==> flow/design.v <==
`timescale 1ns / 1ps
package lascon_pkg;
    localparam int WORD_WIDTH   = 64;    
    localparam int NUM_WORDS    = 5;     
    localparam int STATE_WIDTH  = 320;   
    localparam int TUSER_WIDTH  = 4;     
    typedef logic [WORD_WIDTH-1:0] ascon_word_t;
    typedef logic [STATE_WIDTH-1:0] ascon_state_t;
    typedef logic [3:0] rnd_t;
    typedef enum logic [TUSER_WIDTH-1:0] {
        TUSER_RESERVED = 4'b0000,
        TUSER_KEY      = 4'b0001,  
        TUSER_NONCE    = 4'b0010,  
        TUSER_AD       = 4'b0011,  
        TUSER_PT       = 4'b0100,  
        TUSER_CT       = 4'b0101,  
        TUSER_TAG      = 4'b0110,  
        TUSER_MSG      = 4'b0111,  
        TUSER_Z        = 4'b1000,  
        TUSER_DIGEST   = 4'b1001   
    } axi_tuser_t;
    typedef enum logic [2:0] {
        MODE_AEAD_ENC   = 3'b000,
        MODE_AEAD_DEC   = 3'b001,
        MODE_HASH256    = 3'b010,
        MODE_XOF        = 3'b011,
        MODE_CXOF       = 3'b100
    } lascon_mode_t;
    typedef enum logic [2:0] {
        DATA_IN_AXI_SEL        = 3'b000,
        DATA_IN_AEAD_SEL       = 3'b001,
        DATA_IN_HASH_SEL       = 3'b010,
        DATA_IN_XOR_AXI_SEL    = 3'b011,
        DATA_IN_XOR_AEAD_SEL   = 3'b100,
        DATA_IN_XOR_HASH_SEL   = 3'b101
    } data_sel_t;
    function automatic ascon_word_t swap_bytes(input ascon_word_t data);
        swap_bytes = {data[7:0],   data[15:8],  data[23:16], data[31:24],
                data[39:32], data[47:40], data[55:48], data[63:56]};
    endfunction
endpackage : lascon_pkg
`timescale 1ns / 1ps
import lascon_pkg::*;
module substitution_layer (
    input   lascon_pkg::ascon_state_t   state_array_i,
    output  lascon_pkg::ascon_state_t   state_array_o
);
    genvar j;
    generate
        for (j = 0; j < 64; j++) begin : gen_sbox_loop
            logic x0, x1, x2, x3, x4;
            logic t0, t1, t2, t3, t4;
            logic y0, y1, y2, y3, y4;
            assign x0 = state_array_i[0*64+j] ^ state_array_i[4*64+j];
            assign x1 = state_array_i[1*64+j];
            assign x2 = state_array_i[2*64+j] ^ state_array_i[1*64+j];
            assign x3 = state_array_i[3*64+j];
            assign x4 = state_array_i[4*64+j] ^ state_array_i[3*64+j];
            assign t0 = ~x0;
            assign t1 = ~x1;
            assign t2 = ~x2;
            assign t3 = ~x3;
            assign t4 = ~x4;
            assign y0 = x0 ^ (t1 & x2);
            assign y1 = x1 ^ (t2 & x3);
            assign y2 = x2 ^ (t3 & x4);
            assign y3 = x3 ^ (t4 & x0);
            assign y4 = x4 ^ (t0 & x1);
            assign state_array_o[0*64+j] = y0 ^ y4;
            assign state_array_o[1*64+j] = y1 ^ y0;
            assign state_array_o[2*64+j] = ~y2;
            assign state_array_o[3*64+j] = y3 ^ y2;
            assign state_array_o[4*64+j] = y4;
        end
    endgenerate
endmodule
`timescale 1ns / 1ps
import lascon_pkg::*;
module linear_diffusion_layer(
    input  lascon_pkg::ascon_state_t state_array_i,
    output lascon_pkg::ascon_state_t state_array_o
);
    lascon_pkg::ascon_word_t s0, s1, s2, s3, s4;
    assign s0 = state_array_i[0*64 +: 64];
    assign s1 = state_array_i[1*64 +: 64];
    assign s2 = state_array_i[2*64 +: 64];
    assign s3 = state_array_i[3*64 +: 64];
    assign s4 = state_array_i[4*64 +: 64];
    lascon_pkg::ascon_word_t s0_d, s1_d, s2_d, s3_d, s4_d;
    always_comb begin
        s0_d = s0 ^ ((s0 >> 19) | (s0 << ( 64 - 19))) ^
                    ((s0 >> 28) | (s0 << ( 64 - 28)));
        s1_d = s1 ^ ((s1 >> 61) | (s1 << ( 64 - 61))) ^
                    ((s1 >> 39) | (s1 << ( 64 - 39)));
        s2_d = s2 ^ ((s2 >> 1 ) | (s2 << ( 64 - 1 ))) ^
                    ((s2 >> 6 ) | (s2 << ( 64 - 6 )));
        s3_d = s3 ^ ((s3 >> 10) | (s3 << ( 64 - 10))) ^
                    ((s3 >> 17) | (s3 << ( 64 - 17)));
        s4_d = s4 ^ ((s4 >> 7 ) | (s4 << ( 64 - 7 ))) ^
                    ((s4 >> 41) | (s4 << ( 64 - 41)));
    end
    assign state_array_o[0*64 +: 64] = s0_d;
    assign state_array_o[1*64 +: 64] = s1_d;
    assign state_array_o[2*64 +: 64] = s2_d;
    assign state_array_o[3*64 +: 64] = s3_d;
    assign state_array_o[4*64 +: 64] = s4_d;
endmodule
`timescale 1ns / 1ps
import lascon_pkg::*;
module constant_addition_layer (
    input   lascon_pkg::rnd_t           rnd_i,
    input   lascon_pkg::ascon_state_t   state_array_i,
    output  lascon_pkg::ascon_state_t   state_array_o
);
    (* keep *) logic [7:0] round_const;
    assign round_const = {~rnd_i, rnd_i};
    always_comb begin
        state_array_o = state_array_i;
        state_array_o[2*64 +: 8] = state_array_i[2*64 +: 8] ^ round_const;
    end
endmodule
`timescale 1ns / 1ps
import lascon_pkg::*;
module lascon_core #(
    parameter int LASCON_VARIANT = 0
)(
    input   logic           clk,
    input   logic           rst,
    input   logic           start_perm_i,
    input   logic           round_config_i,
    input   logic [2:0]     word_sel_i,
    input   lascon_pkg::ascon_word_t    data_i,
    input   logic           write_en_i,
    output  lascon_pkg::ascon_word_t    data_o,
    output  logic           ready_o
);
    typedef enum logic [0:0] {
        STATE_IDLE,
        STATE_PERM
    } state_t;
    state_t state, next_state;
    lascon_pkg::rnd_t rnd_cnt;
    lascon_pkg::ascon_state_t state_array;
    lascon_pkg::ascon_state_t addition_state_array_o, substitution_state_array_o, diffusion_state_array_o;
    constant_addition_layer const_add(
        .rnd_i(rnd_cnt),
        .state_array_i(state_array),
        .state_array_o(addition_state_array_o)
    );
    substitution_layer substitution(
        .state_array_i(addition_state_array_o),
        .state_array_o(substitution_state_array_o)
    );
    linear_diffusion_layer diffusion(
        .state_array_i(substitution_state_array_o),
        .state_array_o(diffusion_state_array_o)
    );
    always_ff @(posedge clk or posedge rst) begin
        if (rst) begin
            state <= STATE_IDLE;
        end else begin
            state <= next_state;
        end
    end
    always_comb begin
        next_state = state;
        case(state)
            STATE_IDLE: begin
                if (start_perm_i) begin
                    next_state = STATE_PERM;
                end else begin
                    next_state = STATE_IDLE;
                end
            end
            STATE_PERM: begin
                if (rnd_cnt < 4'd11) begin
                    next_state = STATE_PERM;
                end else begin
                    next_state = STATE_IDLE;
                end
            end
            default: begin
                next_state = STATE_IDLE;
            end
        endcase
    end
    assign ready_o = (state == STATE_IDLE);
    always_ff @(posedge clk) begin
        unique case (state)
            STATE_IDLE: begin
                if (start_perm_i) rnd_cnt <= round_config_i ? 4'd0 : 4'd4;
                if (write_en_i) begin
                    case (word_sel_i)
                        3'd0: state_array[0*64 +: 64] <= data_i;
                        3'd1: state_array[1*64 +: 64] <= data_i;
                        3'd2: state_array[2*64 +: 64] <= data_i;
                        3'd3: state_array[3*64 +: 64] <= data_i;
                        3'd4: state_array[4*64 +: 64] <= data_i;
                        default: ;
                    endcase
                end
            end
            STATE_PERM: begin
                state_array <= diffusion_state_array_o;
                if (rnd_cnt < 4'd11) rnd_cnt <= rnd_cnt + 4'd1;
            end
        endcase
    end
    always_comb begin
        case (word_sel_i)
            3'd0: data_o = state_array[0*64 +: 64];
            3'd1: data_o = state_array[1*64 +: 64];
            3'd2: data_o = state_array[2*64 +: 64];
            3'd3: data_o = state_array[3*64 +: 64];
            3'd4: data_o = state_array[4*64 +: 64];
            default: data_o = 64'd0;
        endcase
    end
endmodule
`timescale 1ns / 1ps
import lascon_pkg::*;
module lascon_padder (
    input  logic          clk,
    input  logic          rst,
    input  lascon_pkg::lascon_mode_t  mode_i,
    input  lascon_pkg::ascon_word_t   s_axis_tdata_i,
    input  logic [7:0]    s_axis_tkeep_i,
    input  lascon_pkg::axi_tuser_t    s_axis_tuser_i,
    input  logic          s_axis_tlast_i,
    input  logic          s_axis_tvalid_i,
    output logic          s_axis_tready_o,
    output lascon_pkg::ascon_word_t         padded_tdata_o,
    output logic [7:0]          padded_tkeep_raw_o,  
    output lascon_pkg::axi_tuser_t          padded_tuser_o,
    output logic                padded_tlast_o,
    output logic                padded_tvalid_o,
    output logic                padded_is_padding_o,  
    input  logic                padded_tready_i
);
    typedef enum logic [1:0] {
        STATE_IDLE_PASS = 2'b00,
        STATE_PAD_WORD1 = 2'b01,  
        STATE_PAD_WORD2 = 2'b10   
    } padder_state_t;
    padder_state_t state, next_state;
    logic word_count_reg, word_count_next;
    logic is_padding_group;
    assign is_padding_group = (s_axis_tuser_i == TUSER_AD ||
                               s_axis_tuser_i == TUSER_PT ||
                               s_axis_tuser_i == TUSER_MSG ||
                               s_axis_tuser_i == TUSER_Z);
    logic is_aead_mode;
    assign is_aead_mode = ((mode_i == MODE_AEAD_ENC) || (mode_i == MODE_AEAD_DEC));
    logic pad_word2_is_80_reg, pad_word2_data_next;
    lascon_pkg::ascon_word_t masked_data;
    lascon_pkg::axi_tuser_t held_tuser_next, held_tuser_reg;
    function automatic lascon_pkg::ascon_word_t apply_padding(
        input lascon_pkg::ascon_word_t data,
        input logic [7:0]  keep
    );
        case (keep)
            8'h00:   apply_padding = {8'h80, 56'h00_00_00_00_00_00_00};
            8'h01:   apply_padding = {data[7:0], 8'h80, 48'h00_00_00_00_00_00};
            8'h03:   apply_padding = {data[7:0], data[15:8], 8'h80, 40'h00_00_00_00_00};
            8'h07:   apply_padding = {data[7:0], data[15:8], data[23:16], 8'h80, 32'h00_00_00_00};
            8'h0F:   apply_padding = {data[7:0], data[15:8], data[23:16], data[31:24], 8'h80, 24'h00_00_00};
            8'h1F:   apply_padding = {data[7:0], data[15:8], data[23:16], data[31:24], data[39:32], 8'h80, 16'h00_00};
            8'h3F:   apply_padding = {data[7:0], data[15:8], data[23:16], data[31:24], data[39:32], data[47:40], 8'h80, 8'h00};
            8'h7F:   apply_padding = {data[7:0], data[15:8], data[23:16], data[31:24], data[39:32], data[47:40], data[55:48], 8'h80};
            default: apply_padding = lascon_pkg::swap_bytes(data);
        endcase
    endfunction
    always_comb begin
        masked_data = lascon_pkg::swap_bytes(s_axis_tdata_i);
        if (s_axis_tvalid_i && is_padding_group && s_axis_tlast_i && (s_axis_tkeep_i != 8'hFF)) begin
            masked_data = apply_padding(s_axis_tdata_i, s_axis_tkeep_i);
        end
    end
    always_ff @(posedge clk or posedge rst) begin
        if (rst) begin
            state              <= STATE_IDLE_PASS;
            held_tuser_reg     <= TUSER_RESERVED;
            pad_word2_is_80_reg <= '0;
            word_count_reg     <= 1'b0;
        end else begin
            state              <= next_state;
            held_tuser_reg     <= held_tuser_next;
            pad_word2_is_80_reg <= pad_word2_data_next;
            word_count_reg     <= word_count_next;
        end
    end
    always_comb begin
        next_state          = state;
        word_count_next     = word_count_reg;
        held_tuser_next     = held_tuser_reg;
        pad_word2_data_next = pad_word2_is_80_reg;
        s_axis_tready_o = padded_tready_i;
        padded_tvalid_o = s_axis_tvalid_i;
        padded_tdata_o  = masked_data;
        padded_tkeep_raw_o = s_axis_tkeep_i;  
        padded_tuser_o  = s_axis_tuser_i;
        padded_tlast_o  = s_axis_tlast_i;  
        padded_is_padding_o = 1'b0;
        case (state)
            STATE_IDLE_PASS: begin
                if (is_padding_group) begin
                    if (s_axis_tvalid_i && s_axis_tlast_i) begin
                        if (s_axis_tkeep_i == 8'hFF) begin
                            padded_tlast_o = 1'b0;
                        end else begin
                            if (is_aead_mode && word_count_reg == 1'b0) padded_tlast_o = 1'b0;
                            else padded_tlast_o = 1'b1;
                        end
                    end
                    if (s_axis_tvalid_i && padded_tready_i) begin
                        if (s_axis_tlast_i) begin
                            held_tuser_next = s_axis_tuser_i;
                             word_count_next = 1'b0;
                            if (s_axis_tkeep_i == 8'hFF) begin
                                if (is_aead_mode) begin
                                    if (word_count_reg == 1'b0) begin
                                        pad_word2_data_next = 1'b1;
                                        next_state          = STATE_PAD_WORD2;
                                    end else begin
                                        pad_word2_data_next = 1'b0;
                                        next_state          = STATE_PAD_WORD1;
                                    end
                                end else begin
                                    pad_word2_data_next = 1'b1;
                                    next_state          = STATE_PAD_WORD2;
                                end
                            end else begin
                                if (is_aead_mode && (word_count_reg == 1'b0)) begin
                                    pad_word2_data_next = 1'b0;
                                    next_state          = STATE_PAD_WORD2;
                                end
                            end
                        end else begin
                            word_count_next = is_aead_mode ? ~word_count_reg : 1'b0;
                        end
                    end
                end
            end
            STATE_PAD_WORD1: begin
                s_axis_tready_o = 1'b0;
                padded_tvalid_o = 1'b1;
                padded_tdata_o  = 64'h8000_0000_0000_0000;
                padded_tkeep_raw_o = 8'h00;  
                padded_tuser_o  = held_tuser_reg;
                padded_tlast_o  = 1'b0;
                padded_is_padding_o = 1'b1;
                if (padded_tready_i) begin
                    next_state = STATE_PAD_WORD2;
                end
            end
           STATE_PAD_WORD2: begin
                s_axis_tready_o = 1'b0;
                padded_tvalid_o = 1'b1;
                padded_tdata_o  = {pad_word2_is_80_reg, 63'b0};
                padded_tkeep_raw_o = 8'h00;  
                padded_tuser_o  = held_tuser_reg;
                padded_tlast_o  = 1'b1;
                padded_is_padding_o = 1'b1;
                if (padded_tready_i) begin
                    next_state      = STATE_IDLE_PASS;
                    word_count_next = 1'b0;
                end
            end
            default: next_state = STATE_IDLE_PASS;
        endcase
    end
endmodule
`timescale 1ns / 1ps
import lascon_pkg::*;
module hash_fsm (
    input  logic           clk,
    input  logic           rst,
    input  lascon_pkg::lascon_mode_t   mode_i,
    input  logic [31:0]    xof_len_i,      
    input  logic           start_i,
    input  logic           abort_i,        
    output logic           busy_o,
    output logic           done_o,
    input  logic           lascon_ready_i,
    output logic           start_perm_o,
    output logic           round_config_o,  
    output logic [2:0]     word_sel_o,
    output lascon_pkg::ascon_word_t    data_o,          
    output logic           write_en_o,
    output lascon_pkg::data_sel_t      core_in_data_sel_o,
    input  lascon_pkg::axi_tuser_t     padded_tuser_i,
    input  logic           padded_tlast_i,
    input  logic           padded_tvalid_i,
    output logic           padded_tready_o,
    output logic [7:0]     m_axis_tkeep_o,
    output lascon_pkg::axi_tuser_t     m_axis_tuser_o,
    output logic           m_axis_tlast_o,
    output logic           m_axis_tvalid_o,
    input  logic           m_axis_tready_i
);
    typedef enum logic [2:0] {
        STATE_IDLE,
        STATE_INIT,
        STATE_PERM_START,
        STATE_PERM_WAIT,
        STATE_ABSORB,
        STATE_SQUEEZE,
        STATE_DONE
    } state_t;
    typedef enum logic {
        PHASE_ABSORB  = 1'b0,
        PHASE_SQUEEZE = 1'b1
    } phase_t;
    state_t state, next_state;
    phase_t phase_reg, next_phase;
    logic [2:0]  word_cnt, next_word_cnt;
    logic [31:0] words_remaining_r, next_words_remaining;
    logic        abort_latch;
    logic [31:0] target_squeeze_words;
    assign target_squeeze_words = (mode_i == MODE_HASH256) ? 32'd4 : ((xof_len_i + 32'd7) >> 3);
    localparam lascon_pkg::ascon_word_t ASCON_HASH_IV_WORD0  = 64'h0000080100cc0002;
    localparam lascon_pkg::ascon_word_t ASCON_XOF_IV_WORD0   = 64'h0000080000cc0003;
    localparam lascon_pkg::ascon_word_t ASCON_CXOF_IV_WORD0  = 64'h0000080000cc0004;
    always_ff @(posedge clk or posedge rst) begin
        if (rst) begin
            state     <= STATE_IDLE;
            phase_reg <= PHASE_ABSORB;
            word_cnt  <= 3'd0;
            words_remaining_r <= 32'd0;
        end else begin
            state     <= next_state;
            phase_reg <= next_phase;
            word_cnt  <= next_word_cnt;
            words_remaining_r <= next_words_remaining;
            if (state == STATE_IDLE) begin
                abort_latch <= 1'b0;
            end else begin
                abort_latch <= abort_latch | abort_i;
            end
        end
    end
    always_comb begin
        next_state           = state;
        next_word_cnt        = word_cnt;
        next_words_remaining = words_remaining_r;
        next_phase           = phase_reg;
        unique case (state)
            STATE_IDLE: begin
                if (start_i) begin
                    next_state           = STATE_INIT;
                    next_phase           = PHASE_ABSORB;
                    next_word_cnt        = 3'd0;
                    next_words_remaining = target_squeeze_words;
                end
            end
            STATE_INIT: begin
                if (word_cnt == 3'd4) begin
                    next_word_cnt = 3'd0;
                    next_state    = STATE_PERM_START;  
                end else begin
                    next_word_cnt = word_cnt + 3'd1;
                end
            end
            STATE_PERM_START: begin
                next_state = STATE_PERM_WAIT;
            end
            STATE_PERM_WAIT: begin
                if (lascon_ready_i) begin
                    if (phase_reg == PHASE_ABSORB) begin
                        next_state = STATE_ABSORB;
                    end else begin
                        next_state = STATE_SQUEEZE;
                    end
                end
            end
            STATE_ABSORB: begin
                if (padded_tvalid_i && padded_tready_o) begin
                    next_state = STATE_PERM_START;  
                    if (padded_tlast_i && padded_tuser_i != TUSER_Z) begin
                        next_phase    = PHASE_SQUEEZE;
                    end else begin
                        next_phase    = PHASE_ABSORB;
                    end
                end
            end
            STATE_SQUEEZE: begin
                if (m_axis_tready_i) begin
                    next_words_remaining = words_remaining_r - 32'd1;
                    if (abort_i || abort_latch || ((mode_i == MODE_HASH256 || xof_len_i > 0) && words_remaining_r == 32'd1)) begin
                        next_state = STATE_DONE;
                    end else begin
                        next_state = STATE_PERM_START;  
                        next_phase = PHASE_SQUEEZE;
                    end
                end
            end
            STATE_DONE: begin
                next_state = STATE_IDLE;
            end
        endcase
    end
    always_comb begin
        busy_o             = 1'b1;
        done_o             = 1'b0;
        start_perm_o       = 1'b0;
        round_config_o     = 1'b1;  
        write_en_o         = 1'b0;
        word_sel_o         = word_cnt[2:0];
        core_in_data_sel_o = DATA_IN_HASH_SEL;  
        padded_tready_o    = 1'b0;
        m_axis_tvalid_o    = 1'b0;
        m_axis_tlast_o     = 1'b0;
        m_axis_tkeep_o     = 8'hFF;
        m_axis_tuser_o     = TUSER_DIGEST;
        data_o             = 64'b0;
        unique case (state)
            STATE_IDLE: begin
                busy_o = 1'b0;
            end
            STATE_INIT: begin
                write_en_o = 1'b1;
                if (word_cnt == 3'd0) begin
                    unique case (mode_i)
                        MODE_XOF:     data_o = ASCON_XOF_IV_WORD0;
                        MODE_CXOF:    data_o = ASCON_CXOF_IV_WORD0;
                        MODE_HASH256: data_o = ASCON_HASH_IV_WORD0;
                        MODE_AEAD_ENC,
                        MODE_AEAD_DEC: data_o = 64'b0;
                    endcase
                end else begin
                    data_o = 64'b0;
                end
            end
            STATE_PERM_START: begin
                start_perm_o = 1'b1;  
            end
            STATE_PERM_WAIT: begin
            end
            STATE_ABSORB: begin
                padded_tready_o = 1'b1;
                if (padded_tvalid_i) begin
                    write_en_o         = 1'b1;
                    word_sel_o         = 3'd0;  
                    core_in_data_sel_o = DATA_IN_XOR_AXI_SEL;
                end
            end
            STATE_SQUEEZE: begin
                m_axis_tvalid_o = 1'b1;
                word_sel_o      = 3'd0;  
                m_axis_tlast_o = (abort_i || abort_latch || ((mode_i == MODE_HASH256 || xof_len_i > 0) && (words_remaining_r == 32'd1)));
            end
            STATE_DONE: begin
                done_o = 1'b1;
            end
        endcase
    end
endmodule
`timescale 1ns / 1ps
import lascon_pkg::*;
module aead_fsm(
    input logic                 clk,
    input logic                 rst,
    input lascon_pkg::lascon_mode_t         mode_i,   
    input logic                 start_i,
    output logic                busy_o,
    output logic                done_o,
    output logic                tag_fail_o,  
    input  logic                lascon_ready_i,
    input  lascon_pkg::ascon_word_t         core_data_i,    
    output logic                start_perm_o,
    output logic                round_config_o,
    output logic     [2:0]      word_sel_o,   
    output lascon_pkg::ascon_word_t         data_o,
    output logic                write_en_o,
    output lascon_pkg::data_sel_t           in_data_sel_o,   
    input lascon_pkg::ascon_word_t          padded_tdata_i,   
    input logic [7:0]           padded_tkeep_raw_i,  
    input lascon_pkg::axi_tuser_t           padded_tuser_i,   
    input logic                 padded_tlast_i,   
    input logic                 padded_tvalid_i,  
    input logic                 padded_is_padding_i,  
    output logic                padded_tready_o,
    output lascon_pkg::ascon_word_t         m_axis_tdata_o,
    output logic [7:0]          m_axis_tkeep_o,
    output lascon_pkg::axi_tuser_t          m_axis_tuser_o,
    output logic                m_axis_tlast_o,
    output logic                m_axis_tvalid_o,
    input  logic                m_axis_tready_i
);
    localparam lascon_pkg::ascon_word_t AEAD128_IV = 64'h00001000808c0001;  
    localparam lascon_pkg::ascon_word_t DSEP = 64'h0000000000000001;  
    localparam logic ROUND_PA = 1'b1;   
    localparam logic ROUND_PB = 1'b0;   
    typedef enum logic [3:0] {
        ST_IDLE     = 4'd0,
        ST_INIT     = 4'd1,
        ST_PERM     = 4'd2,
        ST_AD       = 4'd3,
        ST_PT_IN    = 4'd4,
        ST_CT_IN    = 4'd5,
        ST_CT_PAD_0 = 4'd6,  
        ST_TAG_INIT = 4'd7,
        ST_ENC_TAG  = 4'd8,
        ST_DEC_TAG  = 4'd9,
        ST_VERIFY   = 4'd10,
        ST_DONE     = 4'd11
    } state_t;
    typedef enum logic [2:0] {
        CTX_INIT   = 3'd0,  
        CTX_AD     = 3'd1,  
        CTX_DATA   = 3'd2,  
        CTX_CT_PAD = 3'd3,  
        CTX_FINAL  = 3'd4   
    } perm_ctx_t;
    state_t    state_r;
    perm_ctx_t perm_ctx_r;
    logic [2:0] shared_cnt_r;
    logic        perm_started_r;
    logic        post_perm_active_r;
    logic    ad_word_r;
    logic    ad_last_seen_r;
    logic    dat_word_r;
    lascon_pkg::ascon_word_t shared_key_tag_r[2];
    logic tag_ok_r;
    function automatic logic [63:0] tkeep_to_mask(input logic [7:0] tkeep);
        logic [63:0] mask;
        mask[63:56] = tkeep[0] ? 8'hFF : 8'h00;
        mask[55:48] = tkeep[1] ? 8'hFF : 8'h00;
        mask[47:40] = tkeep[2] ? 8'hFF : 8'h00;
        mask[39:32] = tkeep[3] ? 8'hFF : 8'h00;
        mask[31:24] = tkeep[4] ? 8'hFF : 8'h00;
        mask[23:16] = tkeep[5] ? 8'hFF : 8'h00;
        mask[15:8]  = tkeep[6] ? 8'hFF : 8'h00;
        mask[7:0]   = tkeep[7] ? 8'hFF : 8'h00;
        tkeep_to_mask = mask;
    endfunction
    function automatic logic [63:0] get_padding_bit(input logic [7:0] tkeep);
        logic [63:0] pad;
        pad = 64'h0;
        casex (tkeep)
            8'bxxxx_xxx0: pad[63] = 1'b1;
            8'bxxxx_xx01: pad[55] = 1'b1;
            8'bxxxx_x011: pad[47] = 1'b1;
            8'bxxxx_0111: pad[39] = 1'b1;
            8'bxxx0_1111: pad[31] = 1'b1;
            8'bxx01_1111: pad[23] = 1'b1;
            8'bx011_1111: pad[15] = 1'b1;
            8'b0111_1111: pad[7]  = 1'b1;
            default:      pad = 64'h0;
        endcase
        get_padding_bit = pad;
    endfunction
    logic is_enc;
    assign is_enc = (mode_i == MODE_AEAD_ENC);
    logic perm_done;
    assign perm_done = perm_started_r && lascon_ready_i;
    logic phs;
    assign phs = padded_tvalid_i && padded_tready_o;
    logic [1:0] pp_max;
    always_comb begin
        case (perm_ctx_r)
            CTX_INIT:   pp_max = 2'd1;
            CTX_AD:     pp_max = 2'd0;
            CTX_DATA:   pp_max = 2'd0;
            CTX_CT_PAD: pp_max = 2'd0;
            CTX_FINAL:  pp_max = 2'd1;
            default:    pp_max = 2'd0;
        endcase
    end
    logic pp_done;
    assign pp_done = post_perm_active_r && (shared_cnt_r == {1'b0, pp_max});
    logic needs_post_perm;
    assign needs_post_perm =    (perm_ctx_r == CTX_INIT)  ||
                                (perm_ctx_r == CTX_FINAL)  ||
                                (perm_ctx_r == CTX_AD && ad_last_seen_r) ||
                                (perm_ctx_r == CTX_CT_PAD);
    state_t next_state;
    always_ff @(posedge clk or posedge rst) begin
        if(rst) state_r <= ST_IDLE;
        else begin
            state_r <= next_state;
        end
    end
    logic init_ack;
    assign init_ack =   (state_r == ST_INIT) &&
                        ((shared_cnt_r == 3'd0 && lascon_ready_i) ||
                        ((shared_cnt_r <= 3'd2) && padded_tvalid_i && padded_tuser_i == TUSER_KEY && padded_tready_o) ||
                        ((shared_cnt_r >= 3'd3 && shared_cnt_r <= 3'd4) && padded_tvalid_i && padded_tuser_i == TUSER_NONCE && padded_tready_o));
    logic ad_word_valid;
    assign ad_word_valid = (state_r == ST_AD && padded_tvalid_i && padded_tuser_i == TUSER_AD && padded_tready_o);
    logic pt_word_valid;
    assign pt_word_valid = (state_r == ST_PT_IN && padded_tvalid_i && padded_tready_o);
    logic ct_word_valid;
    assign ct_word_valid = (state_r == ST_CT_IN && padded_tvalid_i && padded_tready_o);
    always_comb begin
        next_state = state_r;
        case (state_r)
            ST_IDLE: begin
                if (start_i) next_state = ST_INIT;
            end
            ST_INIT: begin
                if (shared_cnt_r == 3'd4 && init_ack) begin
                    next_state = ST_PERM;
                end else begin
                    next_state = ST_INIT;
                end
            end
            ST_PERM: begin
                if ((perm_done && !needs_post_perm) || (post_perm_active_r && pp_done)) begin
                    case (perm_ctx_r)
                        CTX_INIT : next_state = ST_AD;
                        CTX_AD   : next_state = ad_last_seen_r ? (is_enc ? ST_PT_IN : ST_CT_IN) : ST_AD;
                        CTX_DATA : next_state = is_enc ? ST_PT_IN : ST_CT_IN;
                        CTX_CT_PAD: next_state = ST_TAG_INIT;
                        CTX_FINAL: next_state = is_enc ? ST_ENC_TAG : ST_DEC_TAG;
                        default  : next_state = ST_DONE;
                    endcase
                end else begin
                    next_state = ST_PERM;
                end
            end
            ST_AD: begin
                if (padded_tvalid_i && padded_tuser_i != TUSER_AD) begin
                    next_state = is_enc ? ST_PT_IN : ST_CT_IN;
                end else if (ad_word_valid && (padded_tlast_i || ad_word_r == 1'b1)) begin
                    next_state = ST_PERM;
                end else begin
                    next_state = ST_AD;
                end
            end
            ST_PT_IN: begin
                if (pt_word_valid) begin
                    if (padded_tlast_i) next_state = ST_TAG_INIT;
                    else if (dat_word_r == 1'b1) next_state = ST_PERM;
                    else next_state = ST_PT_IN;
                end else begin
                    next_state = ST_PT_IN;
                end
            end
            ST_CT_IN: begin
                if (ct_word_valid) begin
                    if (padded_tlast_i) begin
                        if (padded_tkeep_raw_i == 8'hFF) begin
                            if (dat_word_r == 1'b1) next_state = ST_PERM;
                            else next_state = ST_CT_PAD_0;
                        end else begin
                            next_state = ST_TAG_INIT;
                        end
                    end
                    else if (dat_word_r == 1'b1) next_state = ST_PERM;
                    else next_state = ST_CT_IN;
                end else begin
                    next_state = ST_CT_IN;
                end
            end
            ST_CT_PAD_0: begin
                next_state = ST_TAG_INIT;
            end
            ST_TAG_INIT: begin
                if (shared_cnt_r == 3'd2) begin
                    next_state = ST_PERM;
                end else begin
                    next_state = ST_TAG_INIT;
                end
            end
            ST_ENC_TAG: begin
                if (m_axis_tvalid_o && m_axis_tready_i && shared_cnt_r == 3'd1) begin
                    next_state = ST_DONE;
                end else begin
                    next_state = ST_ENC_TAG;
                end
            end
            ST_DEC_TAG: begin
                if (shared_cnt_r == 3'd1 && padded_tvalid_i && padded_tready_o && padded_tuser_i == TUSER_TAG) begin
                    next_state = ST_VERIFY;
                end else begin
                    next_state = ST_DEC_TAG;
                end
            end
            ST_VERIFY: begin
                if (shared_cnt_r == 3'd2) next_state = ST_DONE;
                else next_state = ST_VERIFY;
            end
            ST_DONE: begin
                if (!start_i) next_state = ST_IDLE;
                else next_state = ST_DONE;
            end
            default: next_state = ST_IDLE;
        endcase
    end
    logic [63:0] ct_mask;
    logic [63:0] pad_bit;
    assign ct_mask = tkeep_to_mask(padded_tkeep_raw_i);
    assign pad_bit = get_padding_bit(padded_tkeep_raw_i);
    always_comb begin
        busy_o             = 1'b1;
        done_o             = 1'b0;
        tag_fail_o         = 1'b0;
        start_perm_o       = 1'b0;
        round_config_o     = ROUND_PB;
        word_sel_o         = 3'd0;
        data_o             = 64'd0;
        write_en_o         = 1'b0;
        in_data_sel_o      = DATA_IN_AXI_SEL;
        padded_tready_o    = 1'b0;
        m_axis_tdata_o  = 64'd0;
        m_axis_tkeep_o  = 8'd0;
        m_axis_tuser_o  = TUSER_RESERVED;
        m_axis_tlast_o  = 1'b0;
        m_axis_tvalid_o = 1'b0;
        case (state_r)
            ST_IDLE: begin
                busy_o = 1'b0;
            end
            ST_INIT: begin
                if (shared_cnt_r == 3'd0) begin
                    write_en_o     = lascon_ready_i;
                    in_data_sel_o  = DATA_IN_AEAD_SEL;
                    word_sel_o     = 3'd0;
                    data_o         = AEAD128_IV;
                end else if (shared_cnt_r <= 3'd2) begin
                    padded_tready_o = 1'b1;
                    if (padded_tvalid_i && padded_tuser_i == TUSER_KEY) begin
                        write_en_o     = 1'b1;
                        in_data_sel_o  = DATA_IN_AXI_SEL;
                        word_sel_o     = shared_cnt_r[2:0];
                    end
                end else begin
                    padded_tready_o = 1'b1;
                    if (padded_tvalid_i && padded_tuser_i == TUSER_NONCE) begin
                        write_en_o     = 1'b1;
                        in_data_sel_o  = DATA_IN_AXI_SEL;
                        word_sel_o     = shared_cnt_r[2:0];
                    end
                end
            end
            ST_PERM: begin
                if (!perm_started_r && !post_perm_active_r) begin
                    start_perm_o   = 1'b1;
                    round_config_o = (perm_ctx_r == CTX_INIT || perm_ctx_r == CTX_FINAL)
                                        ? ROUND_PA : ROUND_PB;
                end else if (post_perm_active_r) begin
                    write_en_o    = 1'b1;
                    in_data_sel_o = DATA_IN_XOR_AEAD_SEL;
                    case (perm_ctx_r)
                        CTX_INIT, CTX_FINAL: begin
                            word_sel_o = (shared_cnt_r == 3'd0) ? 3'd3 : 3'd4;
                            data_o     = (shared_cnt_r == 3'd0) ? shared_key_tag_r[0] : shared_key_tag_r[1];
                        end
                        CTX_AD: begin
                            word_sel_o = 3'd4;
                            data_o     = DSEP;
                        end
                        CTX_CT_PAD: begin
                            word_sel_o = 3'd0;
                            data_o     = 64'h80000000_00000000;
                        end
                        CTX_DATA: ;  
                        default: ;
                    endcase
                end
            end
            ST_AD: begin
                padded_tready_o = 1'b1;
                if (padded_tvalid_i && padded_tuser_i != TUSER_AD) begin
                    padded_tready_o = 1'b0;
                    write_en_o    = 1'b1;
                    in_data_sel_o = DATA_IN_XOR_AEAD_SEL;
                    word_sel_o    = 3'd4;
                    data_o        = DSEP;
                end else if (padded_tvalid_i && padded_tuser_i == TUSER_AD) begin
                    write_en_o    = 1'b1;
                    in_data_sel_o = DATA_IN_XOR_AXI_SEL;
                    word_sel_o    = {2'b00, ad_word_r};  
                end
            end
            ST_PT_IN: begin
                padded_tready_o = padded_is_padding_i ? 1'b1 : m_axis_tready_i;
                if (padded_tvalid_i && padded_tready_o) begin
                    write_en_o      = 1'b1;
                    in_data_sel_o   = DATA_IN_XOR_AXI_SEL;
                    word_sel_o      = {2'b00, dat_word_r};
                    m_axis_tdata_o  = core_data_i ^ padded_tdata_i;
                    m_axis_tvalid_o = ~padded_is_padding_i;
                    m_axis_tkeep_o  = padded_tkeep_raw_i;  
                    m_axis_tuser_o  = TUSER_CT;
                    m_axis_tlast_o  = padded_tlast_i;
                end
            end
            ST_CT_IN: begin
                padded_tready_o = m_axis_tready_i;
                if (padded_tvalid_i && m_axis_tready_i) begin
                    write_en_o      = 1'b1;
                    in_data_sel_o   = DATA_IN_AEAD_SEL;  
                    word_sel_o      = {2'b00, dat_word_r};
                    data_o          = (padded_tdata_i & ct_mask) | ((core_data_i ^ pad_bit) & ~ct_mask);
                    m_axis_tdata_o  = core_data_i ^ padded_tdata_i;
                    m_axis_tvalid_o = 1'b1;
                    m_axis_tkeep_o  = padded_tkeep_raw_i;
                    m_axis_tuser_o  = TUSER_PT;
                    m_axis_tlast_o  = padded_tlast_i;
                end
            end
            ST_CT_PAD_0: begin
                write_en_o    = 1'b1;
                in_data_sel_o = DATA_IN_XOR_AEAD_SEL;
                word_sel_o    = 3'd1;
                data_o        = 64'h80000000_00000000;
            end
            ST_TAG_INIT: begin
                if (shared_cnt_r < 3'd2) begin
                    write_en_o    = 1'b1;
                    in_data_sel_o = DATA_IN_XOR_AEAD_SEL;
                    word_sel_o    = (shared_cnt_r == 3'd0) ? 3'd3 : 3'd4;
                    data_o        = (shared_cnt_r == 3'd0) ? shared_key_tag_r[0] : shared_key_tag_r[1];
                end
            end
            ST_ENC_TAG: begin
                m_axis_tvalid_o = 1'b1;
                m_axis_tkeep_o  = 8'hFF;
                m_axis_tuser_o  = TUSER_TAG;
                m_axis_tlast_o  = (shared_cnt_r == 3'd1);
                word_sel_o      = (shared_cnt_r == 3'd0) ? 3'd3 : 3'd4;
                m_axis_tdata_o  = core_data_i;
            end
            ST_DEC_TAG: begin
                padded_tready_o = 1'b1;
            end
            ST_VERIFY: begin
                word_sel_o = (shared_cnt_r == 3'd0) ? 3'd3 : 3'd4;
            end
            ST_DONE: begin
                busy_o     = 1'b0;
                done_o     = 1'b1;
                tag_fail_o = (is_enc ? 1'b0 : ~tag_ok_r);
            end
            default: ;
        endcase
    end
    always_ff @(posedge clk or posedge rst) begin
        if (rst) begin
            perm_ctx_r         <= CTX_INIT;
            shared_cnt_r       <= 3'd0;
            perm_started_r     <= 1'b0;
            post_perm_active_r <= 1'b0;
            ad_word_r          <= 1'b0;
            ad_last_seen_r     <= 1'b0;
            dat_word_r         <= 1'b0;
            shared_key_tag_r[0]<= 64'd0;
            shared_key_tag_r[1]<= 64'd0;
            tag_ok_r           <= 1'b1;
        end else begin
            case (state_r)
                ST_IDLE: begin
                    if (start_i) begin
                        shared_cnt_r       <= 3'd0;
                        perm_ctx_r         <= CTX_INIT;
                        ad_word_r          <= 1'b0;
                        ad_last_seen_r     <= 1'b0;
                        dat_word_r         <= 1'b0;
                        tag_ok_r           <= 1'b1;
                        perm_started_r     <= 1'b0;
                        post_perm_active_r <= 1'b0;
                    end
                end
            ST_INIT: begin
                    case (shared_cnt_r)
                        3'd0: begin
                            if (lascon_ready_i) shared_cnt_r <= 3'd1;
                        end
                        3'd1: begin
                            if (phs && padded_tuser_i == TUSER_KEY) begin
                                shared_key_tag_r[0] <= padded_tdata_i;  
                                shared_cnt_r <= 3'd2;
                            end
                        end
                        3'd2: begin
                            if (phs && padded_tuser_i == TUSER_KEY) begin
                                shared_key_tag_r[1] <= padded_tdata_i;  
                                shared_cnt_r <= 3'd3;
                            end
                        end
                        3'd3: begin
                            if (phs && padded_tuser_i == TUSER_NONCE)
                                shared_cnt_r <= 3'd4;
                        end
                        3'd4: begin
                            if (init_ack) shared_cnt_r <= 3'd0;
                        end
                        default: ;
                    endcase
                end
                ST_PERM: begin
                    if (!perm_started_r && !post_perm_active_r)
                        perm_started_r <= 1'b1;
                    if (perm_done) begin
                        perm_started_r <= 1'b0;
                        if (needs_post_perm) begin
                            post_perm_active_r <= 1'b1;
                            shared_cnt_r <= 3'd0;
                        end
                    end
                    if (post_perm_active_r) begin
                        if (pp_done) begin
                            post_perm_active_r <= 1'b0;
                            shared_cnt_r <= 3'd0;
                        end else begin
                            shared_cnt_r <= shared_cnt_r + 3'd1;
                        end
                    end
                end
                ST_AD: begin
                    if (padded_tvalid_i && padded_tuser_i != TUSER_AD) begin
                        ad_last_seen_r <= 1'b1;
                    end else if (phs && padded_tuser_i == TUSER_AD) begin
                        if (padded_tlast_i) begin
                            ad_last_seen_r <= 1'b1;
                            perm_ctx_r     <= CTX_AD;  
                            ad_word_r      <= 1'b0;
                        end else if (ad_word_r == 1'b1) begin
                            perm_ctx_r <= CTX_AD;
                            ad_word_r  <= 1'b0;
                        end else begin
                            ad_word_r <= 1'b1;  
                        end
                    end
                end
                ST_PT_IN: begin
                    if (phs) begin
                        if (padded_tlast_i) begin
                            dat_word_r      <= 1'b0;
                        end else if (dat_word_r == 1'b1) begin
                            perm_ctx_r <= CTX_DATA;
                            dat_word_r <= 1'b0;
                        end else begin
                            dat_word_r <= 1'b1;
                        end
                    end
                end
                ST_CT_IN: begin
                    if (phs) begin
                        if (padded_tlast_i) begin
                            dat_word_r      <= 1'b0;
                            if (padded_tkeep_raw_i == 8'hFF && dat_word_r == 1'b1) begin
                                perm_ctx_r <= CTX_CT_PAD;
                            end
                        end else if (dat_word_r == 1'b1) begin
                            perm_ctx_r <= CTX_DATA;
                            dat_word_r <= 1'b0;
                        end else begin
                            dat_word_r <= 1'b1;
                        end
                    end
                end
                ST_TAG_INIT: begin
                    if (shared_cnt_r < 3'd2)
                        shared_cnt_r <= shared_cnt_r + 3'd1;
                    if (shared_cnt_r == 3'd1)
                        perm_ctx_r <= CTX_FINAL;
                    if (shared_cnt_r == 3'd2)
                        shared_cnt_r <= 3'd0;
                end
                ST_ENC_TAG: begin
                    if (m_axis_tvalid_o && m_axis_tready_i) begin
                        if (shared_cnt_r == 3'd1) shared_cnt_r <= 3'd0;
                        else shared_cnt_r <= shared_cnt_r + 3'd1;
                    end
                end
                ST_DEC_TAG: begin
                    if (phs && padded_tuser_i == TUSER_TAG) begin
                        shared_key_tag_r[shared_cnt_r[0]] <= padded_tdata_i;
                        if (shared_cnt_r == 3'd1) shared_cnt_r <= 3'd0;
                        else shared_cnt_r <= shared_cnt_r + 3'd1;
                    end
                end
                ST_VERIFY: begin
                    case (shared_cnt_r)
                        3'd0: begin
                            if (core_data_i != shared_key_tag_r[0]) tag_ok_r <= 1'b0;
                            shared_cnt_r <= 3'd1;
                        end
                        3'd1: begin
                            if (core_data_i != shared_key_tag_r[1]) tag_ok_r <= 1'b0;
                            shared_cnt_r <= 3'd2;
                        end
                        default: ;  
                    endcase
                end
                ST_CT_PAD_0,
                ST_DONE: begin
                end
                default: ;
            endcase
            end
        end
endmodule
`timescale 1ns / 1ps
import lascon_pkg::*;
module lascon_top #(
    parameter int LASCON_VARIANT = 0
)(
    input  logic                                clk,
    input  logic                                rst,
    input  logic [2:0]                          mode_i,      
    input  logic [31:0]                         xof_len_i,   
    input  logic                                start_i,     
    input  logic                                abort_i,     
    output logic                                busy_o,      
    output logic                                done_o,      
    output logic                                tag_fail_o,  
    input  logic [63:0]                         s_axis_tdata,   
    input  logic [7:0]                          s_axis_tkeep,   
    input  logic [3:0]                          s_axis_tuser,   
    input  logic                                s_axis_tlast,   
    input  logic                                s_axis_tvalid,  
    output logic                                s_axis_tready,  
    output logic [63:0]                         m_axis_tdata,   
    output logic [7:0]                          m_axis_tkeep,   
    output logic [3:0]                          m_axis_tuser,   
    output logic                                m_axis_tlast,   
    output logic                                m_axis_tvalid,  
    input  logic                                m_axis_tready   
);
    logic           is_aead_mode;
    assign is_aead_mode = (mode_i == lascon_pkg::MODE_AEAD_ENC) || (mode_i == lascon_pkg::MODE_AEAD_DEC);
    logic           core_start_perm_i;
    logic           core_round_config_i;
    logic   [2:0]   core_word_sel_i;
    lascon_pkg::ascon_word_t    core_data_i;
    logic           core_write_en_i;
    lascon_pkg::ascon_word_t    core_data_o;
    logic           core_ready_o;
    lascon_pkg::data_sel_t      core_in_data_sel;
    logic           aead_write_en, hash_write_en;
    logic [2:0]     aead_word_sel, hash_word_sel;
    logic           aead_start_perm, hash_start_perm;
    logic           aead_round_config, hash_round_config;
    lascon_pkg::ascon_word_t    aead_data_o, hash_data_o;
    lascon_pkg::data_sel_t      aead_in_data_sel, hash_in_data_sel;
    lascon_pkg::ascon_word_t    padded_tdata;
    lascon_pkg::axi_tuser_t     padded_tuser;
    logic           padded_tlast;
    logic           padded_tvalid;
    logic           padded_is_padding;
    logic [7:0]     padded_tkeep_raw;
    logic           padded_tready;  
    logic           aead_busy, aead_done, aead_tag_fail;
    logic           aead_s_axis_tready;
    logic [63:0]    aead_m_axis_tdata;
    logic [7:0]     aead_m_axis_tkeep;
    lascon_pkg::axi_tuser_t     aead_m_axis_tuser;
    logic           aead_m_axis_tlast;
    logic           aead_m_axis_tvalid;
    logic           hash_busy, hash_done;
    logic           hash_s_axis_tready;
    logic [63:0]    hash_m_axis_tdata;
    logic [7:0]     hash_m_axis_tkeep;
    lascon_pkg::axi_tuser_t     hash_m_axis_tuser;
    logic           hash_m_axis_tlast;
    logic           hash_m_axis_tvalid;
    lascon_padder u_padder (
        .clk            (clk),
        .rst            (rst),
        .mode_i         (lascon_pkg::lascon_mode_t'(mode_i)),
        .s_axis_tdata_i     (s_axis_tdata),
        .s_axis_tkeep_i     (s_axis_tkeep),
        .s_axis_tuser_i     (lascon_pkg::axi_tuser_t'(s_axis_tuser)),
        .s_axis_tlast_i     (s_axis_tlast),
        .s_axis_tvalid_i    (s_axis_tvalid),
        .s_axis_tready_o    (s_axis_tready),  
        .padded_tdata_o     (padded_tdata),
        .padded_tuser_o     (padded_tuser),
        .padded_tlast_o     (padded_tlast),
        .padded_tvalid_o    (padded_tvalid),
        .padded_is_padding_o(padded_is_padding),
        .padded_tkeep_raw_o (padded_tkeep_raw),
        .padded_tready_i    (padded_tready)   
    );
    always_comb begin
        if (mode_i == MODE_AEAD_ENC || mode_i == MODE_AEAD_DEC) begin
            core_start_perm_i   = aead_start_perm;
            core_round_config_i = aead_round_config;
            core_word_sel_i     = aead_word_sel;
            core_write_en_i     = aead_write_en;
            core_in_data_sel    = aead_in_data_sel;
            padded_tready       = aead_s_axis_tready;
            m_axis_tdata        = aead_m_axis_tvalid ? lascon_pkg::swap_bytes(aead_m_axis_tdata) : 64'b0;
            m_axis_tvalid       = aead_m_axis_tvalid;
            m_axis_tlast        = aead_m_axis_tlast;
            m_axis_tuser        = aead_m_axis_tuser;
            m_axis_tkeep        = aead_m_axis_tkeep;
        end else begin
            core_start_perm_i   = hash_start_perm;
            core_round_config_i = hash_round_config;
            core_word_sel_i     = hash_word_sel;
            core_write_en_i     = hash_write_en;
            core_in_data_sel    = hash_in_data_sel;
            padded_tready       = hash_s_axis_tready;
            m_axis_tdata        = hash_m_axis_tvalid ? lascon_pkg::swap_bytes(core_data_o) : 64'b0;
            m_axis_tvalid       = hash_m_axis_tvalid;
            m_axis_tlast        = hash_m_axis_tlast;
            m_axis_tuser        = hash_m_axis_tuser;
            m_axis_tkeep        = hash_m_axis_tkeep;
        end
    end
    aead_fsm u_aead_fsm (
        .clk             (clk),
        .rst             (rst),
        .mode_i          (lascon_pkg::lascon_mode_t'(mode_i)),
        .start_i         (start_i && is_aead_mode),  
        .busy_o          (aead_busy),          
        .done_o          (aead_done),          
        .tag_fail_o      (aead_tag_fail),      
        .lascon_ready_i  (core_ready_o),
        .start_perm_o    (aead_start_perm),
        .round_config_o  (aead_round_config),
        .word_sel_o      (aead_word_sel),
        .data_o          (aead_data_o),
        .write_en_o      (aead_write_en),
        .in_data_sel_o   (aead_in_data_sel),
        .core_data_i     (core_data_o),        
        .padded_tdata_i  (padded_tdata),      
        .padded_tuser_i  (padded_tuser),      
        .padded_tlast_i  (padded_tlast),      
        .padded_tvalid_i (padded_tvalid),     
        .padded_is_padding_i(padded_is_padding),  
        .padded_tkeep_raw_i (padded_tkeep_raw),   
        .padded_tready_o (aead_s_axis_tready),  
        .m_axis_tdata_o  (aead_m_axis_tdata),   
        .m_axis_tkeep_o  (aead_m_axis_tkeep),   
        .m_axis_tuser_o  (aead_m_axis_tuser),   
        .m_axis_tlast_o  (aead_m_axis_tlast),   
        .m_axis_tvalid_o (aead_m_axis_tvalid),  
        .m_axis_tready_i (m_axis_tready)        
    );
    hash_fsm u_hash_fsm (
        .clk                    (clk),
        .rst                    (rst),
        .mode_i                 (lascon_pkg::lascon_mode_t'(mode_i)),
        .xof_len_i              (xof_len_i),          
        .start_i                (start_i && !is_aead_mode),  
        .abort_i                (abort_i),            
        .busy_o                 (hash_busy),          
        .done_o                 (hash_done),          
        .lascon_ready_i         (core_ready_o),
        .start_perm_o           (hash_start_perm),
        .round_config_o         (hash_round_config),
        .word_sel_o             (hash_word_sel),
        .data_o                 (hash_data_o),        
        .write_en_o             (hash_write_en),
        .core_in_data_sel_o     (hash_in_data_sel),
        .padded_tuser_i         (padded_tuser),      
        .padded_tlast_i         (padded_tlast),      
        .padded_tvalid_i        (padded_tvalid),
        .padded_tready_o        (hash_s_axis_tready),
        .m_axis_tkeep_o         (hash_m_axis_tkeep),   
        .m_axis_tuser_o         (hash_m_axis_tuser),   
        .m_axis_tlast_o         (hash_m_axis_tlast),   
        .m_axis_tvalid_o        (hash_m_axis_tvalid),  
        .m_axis_tready_i        (m_axis_tready)        
    );
    lascon_core #(
        .LASCON_VARIANT(LASCON_VARIANT)
    ) u_core (
        .clk            (clk),
        .rst            (rst),
        .start_perm_i   (core_start_perm_i),
        .round_config_i (core_round_config_i),
        .word_sel_i     (core_word_sel_i),
        .data_i         (core_data_i),
        .write_en_i     (core_write_en_i),
        .data_o         (core_data_o),
        .ready_o        (core_ready_o)
    );
    always_comb begin
        case(core_in_data_sel)
            DATA_IN_AEAD_SEL     : core_data_i = aead_data_o;
            DATA_IN_HASH_SEL     : core_data_i = hash_data_o;
            DATA_IN_AXI_SEL      : core_data_i = padded_tdata;
            DATA_IN_XOR_AXI_SEL  : core_data_i = core_data_o ^ padded_tdata;
            DATA_IN_XOR_AEAD_SEL : core_data_i = core_data_o ^ aead_data_o;
            DATA_IN_XOR_HASH_SEL : core_data_i = core_data_o ^ hash_data_o;
            default              : core_data_i = 64'd0;
        endcase
    end
    always_comb begin
        if (mode_i == MODE_AEAD_ENC || mode_i == MODE_AEAD_DEC) begin
            busy_o     = aead_busy;
            done_o     = aead_done;
            tag_fail_o = aead_tag_fail;
        end else begin
            busy_o     = hash_busy;
            done_o     = hash_done;
            tag_fail_o = 1'b0;  
        end
    end
endmodule
**From RTL to reports: lascon_top**

What the tools print for lascon_top, step after step.
Line numbers count from 1 in the design file above.
Operators: Yosys type, input widths -> output width; for muxes data width and select width s.
Cell names lack the library's common part.
Not given: --

- Design top: lascon_top
- Clock: clk
- Library: sky130hd
- Corner: tt_025C_1v80

**Word level**

Yosys after proc, flatten, opt, wreduce and memory -nomap, before mapping. Print and check cells are not counted.

- Add/sub/neg operators: 5
- Multipliers: 0
- Div/mod/pow operators: 0
- Magnitude comparators: 6
- Equality and inequality tests: 124
- Shift operators: 0
- Mux-type cells: 286
- Bitwise gates (word level): 1446
- Reduce/logical cells: 130

Operator list:

| kind | count |
|---|---|
| $mux 64 | 29 |
| $pmux 64 s2 | 9 |
| $xor 64x64->64 | 14 |
| $pmux 64 s6 | 2 |
| $xor 1x1->1 | 704 |
| $pmux 64 s8 | 1 |
| $not 1->1 | 391 |
| $pmux 64 s3 | 2 |
| $and 1x1->1 | 320 |
| $pmux 64 s5 | 1 |
| $pmux 64 s4 | 1 |
| $mux 3 | 57 |
| $ne 64x64->1 | 2 |
| $and 64x64->64 | 2 |
| $mux 1 | 100 |
| $mux 8 | 12 |
| $or 23x64->64 | 1 |
| $or 25x64->64 | 1 |
| $or 3x64->64 | 1 |
| $or 36x64->64 | 1 |
| $or 45x64->64 | 1 |
| $or 47x64->64 | 1 |
| $or 54x64->64 | 1 |
| $or 57x64->64 | 1 |
| $or 58x64->64 | 1 |
| $or 63x64->64 | 1 |
| $or 64x64->64 | 1 |
| $not 64->64 | 1 |

Not listed: further kinds 87, cells in them 338.

- Register bits after elaboration: 517
- Latch bits: 0
- Bits in writable memories: 0
- Bits in read-only memories: 0
- Clocked read ports x word width: 0
- Memory cells: 0
- Output and inout bits: 82
- Word-level cells: 2024

**Depth**

Yosys ltp: most cells in a row. Word level: on the elaborated netlist, between registers, memories and ports. Mapped: between sequential cells and ports; inverters and the memories' decode and read muxes count.

- Depth in word-level cells: 22
- ABC_AREA: 0
- Depth in mapped cells: 21
- Depth with buffers taken out: 14

**Netlist**

Yosys stat after the flow's synthesis: flattened, memories mapped to cells. It holds for the ABC_AREA given above (unset counts as 0); a run with the other value may have another netlist.

Cells by type:

| type | count | total area (µm²) |
|---|---|---|
| edfxtp_1 | 325 | 9759.36 |
| xnor2_1 | 915 | 8.01E+03 |
| dfrtp_1 | 202 | 5.05E+03 |
| xor2_1 | 419 | 3669.77 |
| a21oi_1 | 508 | 2.54E+03 |
| o21ai_0 | 507 | 2.54E+03 |
| nand2_1 | 619 | 2.32E+03 |
| ha_1 | 137 | 1.71E+03 |
| clkbuf_1 | 253 | 949.661 |
| mux2i_1 | 93 | 930.893 |
| nand3_1 | 185 | 925.888 |
| nor2_1 | 245 | 919.632 |
| inv_1 | 224 | 840.806 |
| a22oi_1 | 77 | 578.054 |
| and3_1 | 82 | 512.992 |
| a21boi_0 | 61 | 457.939 |
| o22ai_1 | 62 | 387.872 |
| a21o_1 | 48 | 360.346 |

Not listed: further types 83, cells in them 879.

- Cells in the netlist: 5841
- Cell area after synthesis: 0.0492535 mm²
- Flip-flops: 532

The figures by module come from a second, unflattened synthesis with its own total; it is not the netlist above.

- Cell total of the unflattened synthesis: 5738
- Area (unflattened synthesis): 0.05609 mm²

Rows give one instance, submodules left out.

Modules:

| module | instances | cells | area (mm²) | seq. area (mm²) |
|---|---|---|---|---|
| lascon_core #(LASCON_VARIANT=0) | 1 | 1329 | 0.0149531 | 0.0097544 |
| aead_fsm | 1 | 1264 | 0.0114222 | 0.0038574 |
| substitution_layer | 1 | 1239 | 0.0094716 | 0 |
| linear_diffusion_layer | 1 | 320 | 0.0076899 | 0 |
| lascon_top | 1 | 546 | 0.0047195 | 0 |
| hash_fsm | 1 | 504 | 0.0039563 | 0.0011073 |
| constant_addition_layer | 1 | 328 | 0.0024574 | 0 |
| lascon_padder | 1 | 208 | 0.0014201 | 0.0002265 |

**Worst setup path after synthesis**

OpenSTA on the mapped netlist: ideal clock, no wires. The path of least setup slack (recovery checks aside). Input and output delay are each 20% of the period. Register names are those of the netlist, which keeps one name where synthesis merged equal registers.

- Path kind: input-to-reg
- From: in s_axis_tvalid
- To: reg u_core.state_array[100]
- Clock period: 7.0 ns
- External input delay: 1.400 ns
- Library setup time: 0.583 ns
- Launch time at the first pin: 1.400 ns
- Arrival time: 7.817 ns
- Setup slack: -1.400 ns
- Delay of the path: 7.000 ns
- Stages on the path: 9
- Period reached after synthesis: 8.4 ns

"delay of the path" = arrival - input delay + setup time.
"stages on the path" counts driving pins, that of a launching flip-flop among them; a cell with two outputs on the path counts twice.
"period reached after synthesis" is the clock period less the worst setup slack; recovery checks do not enter. This is arithmetic on one report: input and output delays are still those of the set period (20% each).
The rows between start and end are the longest chain of elaborated cells between them; the timing report does not say that the signal goes this way. Where chains are equally long, one stands for them.
A line is the first line of the expression or statement that the cell stems from. Yosys adds cells for indexed reads and writes and turns some case tables into memories.
Only ways into the end's enable, where the timed path ends, are counted here.

- Path through: clkbuf_1 nor4_1 o31a_1 and2_1 clkbuf_1 nor4_4 buf_4 nand2_1 a21boi_0
- Length of the longest elaborated chain: 10
- Elaborated cells on any way between the ends: 35

RTL lines, path post-synthesis:

| item | RTL line | source |
|---|---|---|
| from (decl) | 1115 | `input  logic                                s_axis_tvalid,` |
| $mux 1 | 304 | `case (state)` |
| $logic_and 1x1->1 | 830 | `if (padded_tvalid_i && padded_tuser_i == TUSER_NONCE) begin` |
| $mux 3 | 830 |  |
| $mux 3 | 821 | `end else if (shared_cnt_r <= 3'd2) begin` |
| $mux 3 | 816 | `if (shared_cnt_r == 3'd0) begin` |
| $pmux 3 s8 | 811 | `case (state_r)` |
| $mux 3 | 1180 | `if (mode_i == MODE_AEAD_ENC \|\| mode_i == MODE_AEAD_DEC) begin` |
| $eq 3x1->1 | 210 | `case (word_sel_i)` |
| $ne 2x2->1 | -- |  |
| $reduce_and 2->1 | -- |  |
| to (assign) | 195 | `3'd1: state_array[1*64 +: 64] <= data_i;` |
| to (assign) | 204 | `state_array <= diffusion_state_array_o;` |
| to (decl) | 143 | `lascon_pkg::ascon_state_t state_array;` |

**Timing after layout**

From the final timing report of flow run 3: the path of least setup slack in the routed layout; clock arrival at registers is part of the times.

- Path kind: reg-to-output
- From: reg u_padder.state
- To: out m_axis_tdata[14]
- Clock period: 4.08 ns
- Output delay: 0.82 ns
- Launch time at the first pin: 0.73 ns
- Arrival time: 4.28 ns
- Setup slack: -1.02 ns
- Stages on the path: 17

Where an end lacks its bit number, it is one bit of the signal, or one of the new flip-flops if synthesis recoded a state register.
The rows between start and end are the longest chain of elaborated cells between them; the timing report does not say that the signal goes this way. Where chains are equally long, one stands for them.

- Path through: dfrtp_1 or2_4 nor4_4 buf_4 o31a_1 a31oi_4 buf_6 nor2_4 buf_6 nor2_4 buf_12 a222oi_1 bufbuf_16 buf_8 a2bb2oi_2 o22ai_2 buf_2
- Length of the longest elaborated chain: 17
- Elaborated cells on any way between the ends: 47

RTL lines, path after layout:

| item | RTL line | source |
|---|---|---|
| from (decl) | 245 | `padder_state_t state, next_state;` |
| from (assign) | 281 | `state              <= STATE_IDLE_PASS;` |
| from (assign) | 286 | `state              <= next_state;` |
| $eq 2x1->1 | 304 | `case (state)` |
| $reduce_or 2->1 | -- |  |
| $mux 4 | 304 |  |
| $eq 4x2->1 | 830 | `if (padded_tvalid_i && padded_tuser_i == TUSER_NONCE) begin` |
| $logic_and 1x1->1 | 830 |  |
| $mux 3 | 830 |  |
| $mux 3 | 821 | `end else if (shared_cnt_r <= 3'd2) begin` |
| (+3 left out) | -- |  |
| $eq 3x3->1 | 210 | `case (word_sel_i)` |
| $pmux 64 s5 | 210 |  |
| $xor 64x64->64 | 897 | `m_axis_tdata_o  = core_data_i ^ padded_tdata_i;` |
| $mux 64 | 892 | `if (padded_tvalid_i && m_axis_tready_i) begin` |
| $pmux 64 s3 | 811 | `case (state_r)` |
| $mux 64 | 1187 | `m_axis_tdata        = aead_m_axis_tvalid ? lascon_pkg::swap_bytes(aead_m_axis_tdata) : 64'b0;` |
| $mux 64 | 1180 | `if (mode_i == MODE_AEAD_ENC \|\| mode_i == MODE_AEAD_DEC) begin` |
| to (decl) | 1117 | `output logic [63:0]                         m_axis_tdata,` |

Add stored flow runs of lascon_top

Below are 5 stored runs of the flow (Yosys, OpenROAD; platform sky130hd) on lascon_top, each with its settings and what was measured, unordered. Constraints: input delay and output delay 20% of the set period each, output load 0.01 pF.
By "period achieved" is meant the clock period of the run minus its worst setup slack. This is arithmetic on one report: input and output delays are still those of the set period (20% each).
"worst setup path time" means the part of the period allowed to the worst setup path (the constraints hold back 20% at inputs and 20% at outputs) less its slack; where the path has registers, the arrival times of their clocks count too.
A setting shown as . is not set for that run.
Among the results, . means that no value is shown for the run.

| item | flow run 1 | flow run 2 | flow run 3 | flow run 4 | flow run 5 |
|---|---|---|---|---|---|
| CAP_MARGIN | 15 | 15 | 35 | 20 | 35 |
| CELL_PAD_IN_SITES_DETAIL_PLACEMENT | 2 | 2 | . | . | . |
| CELL_PAD_IN_SITES_GLOBAL_PLACEMENT | 2 | 0 | 1 | . | 1 |
| CORE_ASPECT_RATIO | 0.68 | 0.68 | 1.69 | . | . |
| CORE_MARGIN | 3 | 10 | 7 | 2 | 9 |
| CORE_UTILIZATION | 26 | 26 | 44 | 16 | 15 |
| CTS_CLUSTER_DIAMETER | 332 | 332 | . | . | . |
| CTS_CLUSTER_SIZE | 36 | 36 | . | . | . |
| GPL_TIMING_DRIVEN | 1 | 1 | . | . | 0 |
| MAX_ROUTING_LAYER | met4 | met4 | . | . | . |
| MIN_ROUTING_LAYER | met2 | met2 | . | . | . |
| SLEW_MARGIN | 0 | 0 | 0 | 20 | 20 |
| period_ns | 7.0 | 9.61 | 4.08 | 6.76 | 10.9 |
| ABC_AREA | . | 1 | . | . | 1 |
| SETUP_SLACK_MARGIN | . | -0.44 | . | 0.3 | 2.83 |
| PLACE_DENSITY_LB_ADDON | . | . | 0.24 | . | 0.27 |
| TNS_END_PERCENT | . | . | 10 | . | . |
| GPL_ROUTABILITY_DRIVEN | . | . | . | . | 0 |
| standard-cell area after layout (mm²) | . | . | 0.0689111 | 0.0648947 | 0.0655942 |
| period achieved (ns) | . | . | 5.100 | 6.445 | 7.966 |
| smallest hold slack (ns) | . | . | 0.490 | 0.482 | 0.441 |
| worst setup path time (ns) | . | . | 4.28 | 3.74 | 3.61 |
| critical path kind | . | . | reg-to-output | input-to-output | input-to-output |
| lowest setup slack (ns) | . | . | -1.020 | 0.315 | 2.934 |
| utilization in the final report (%) | . | . | 62.1 | 21.2 | 20.0 |
| die footprint (mm²) | . | . | 0.121801 | 0.312218 | 0.350056 |
| setup TNS (ns) | . | . | -111.262 | 0.000 | 0.000 |
| synthesis area (mm²) | . | . | 0.0492535 | 0.0492535 | 0.0493736 |

Flow run 1: no results, routing failed with GRT-0116
Flow run 2: no results, routing failed with GRT-0116
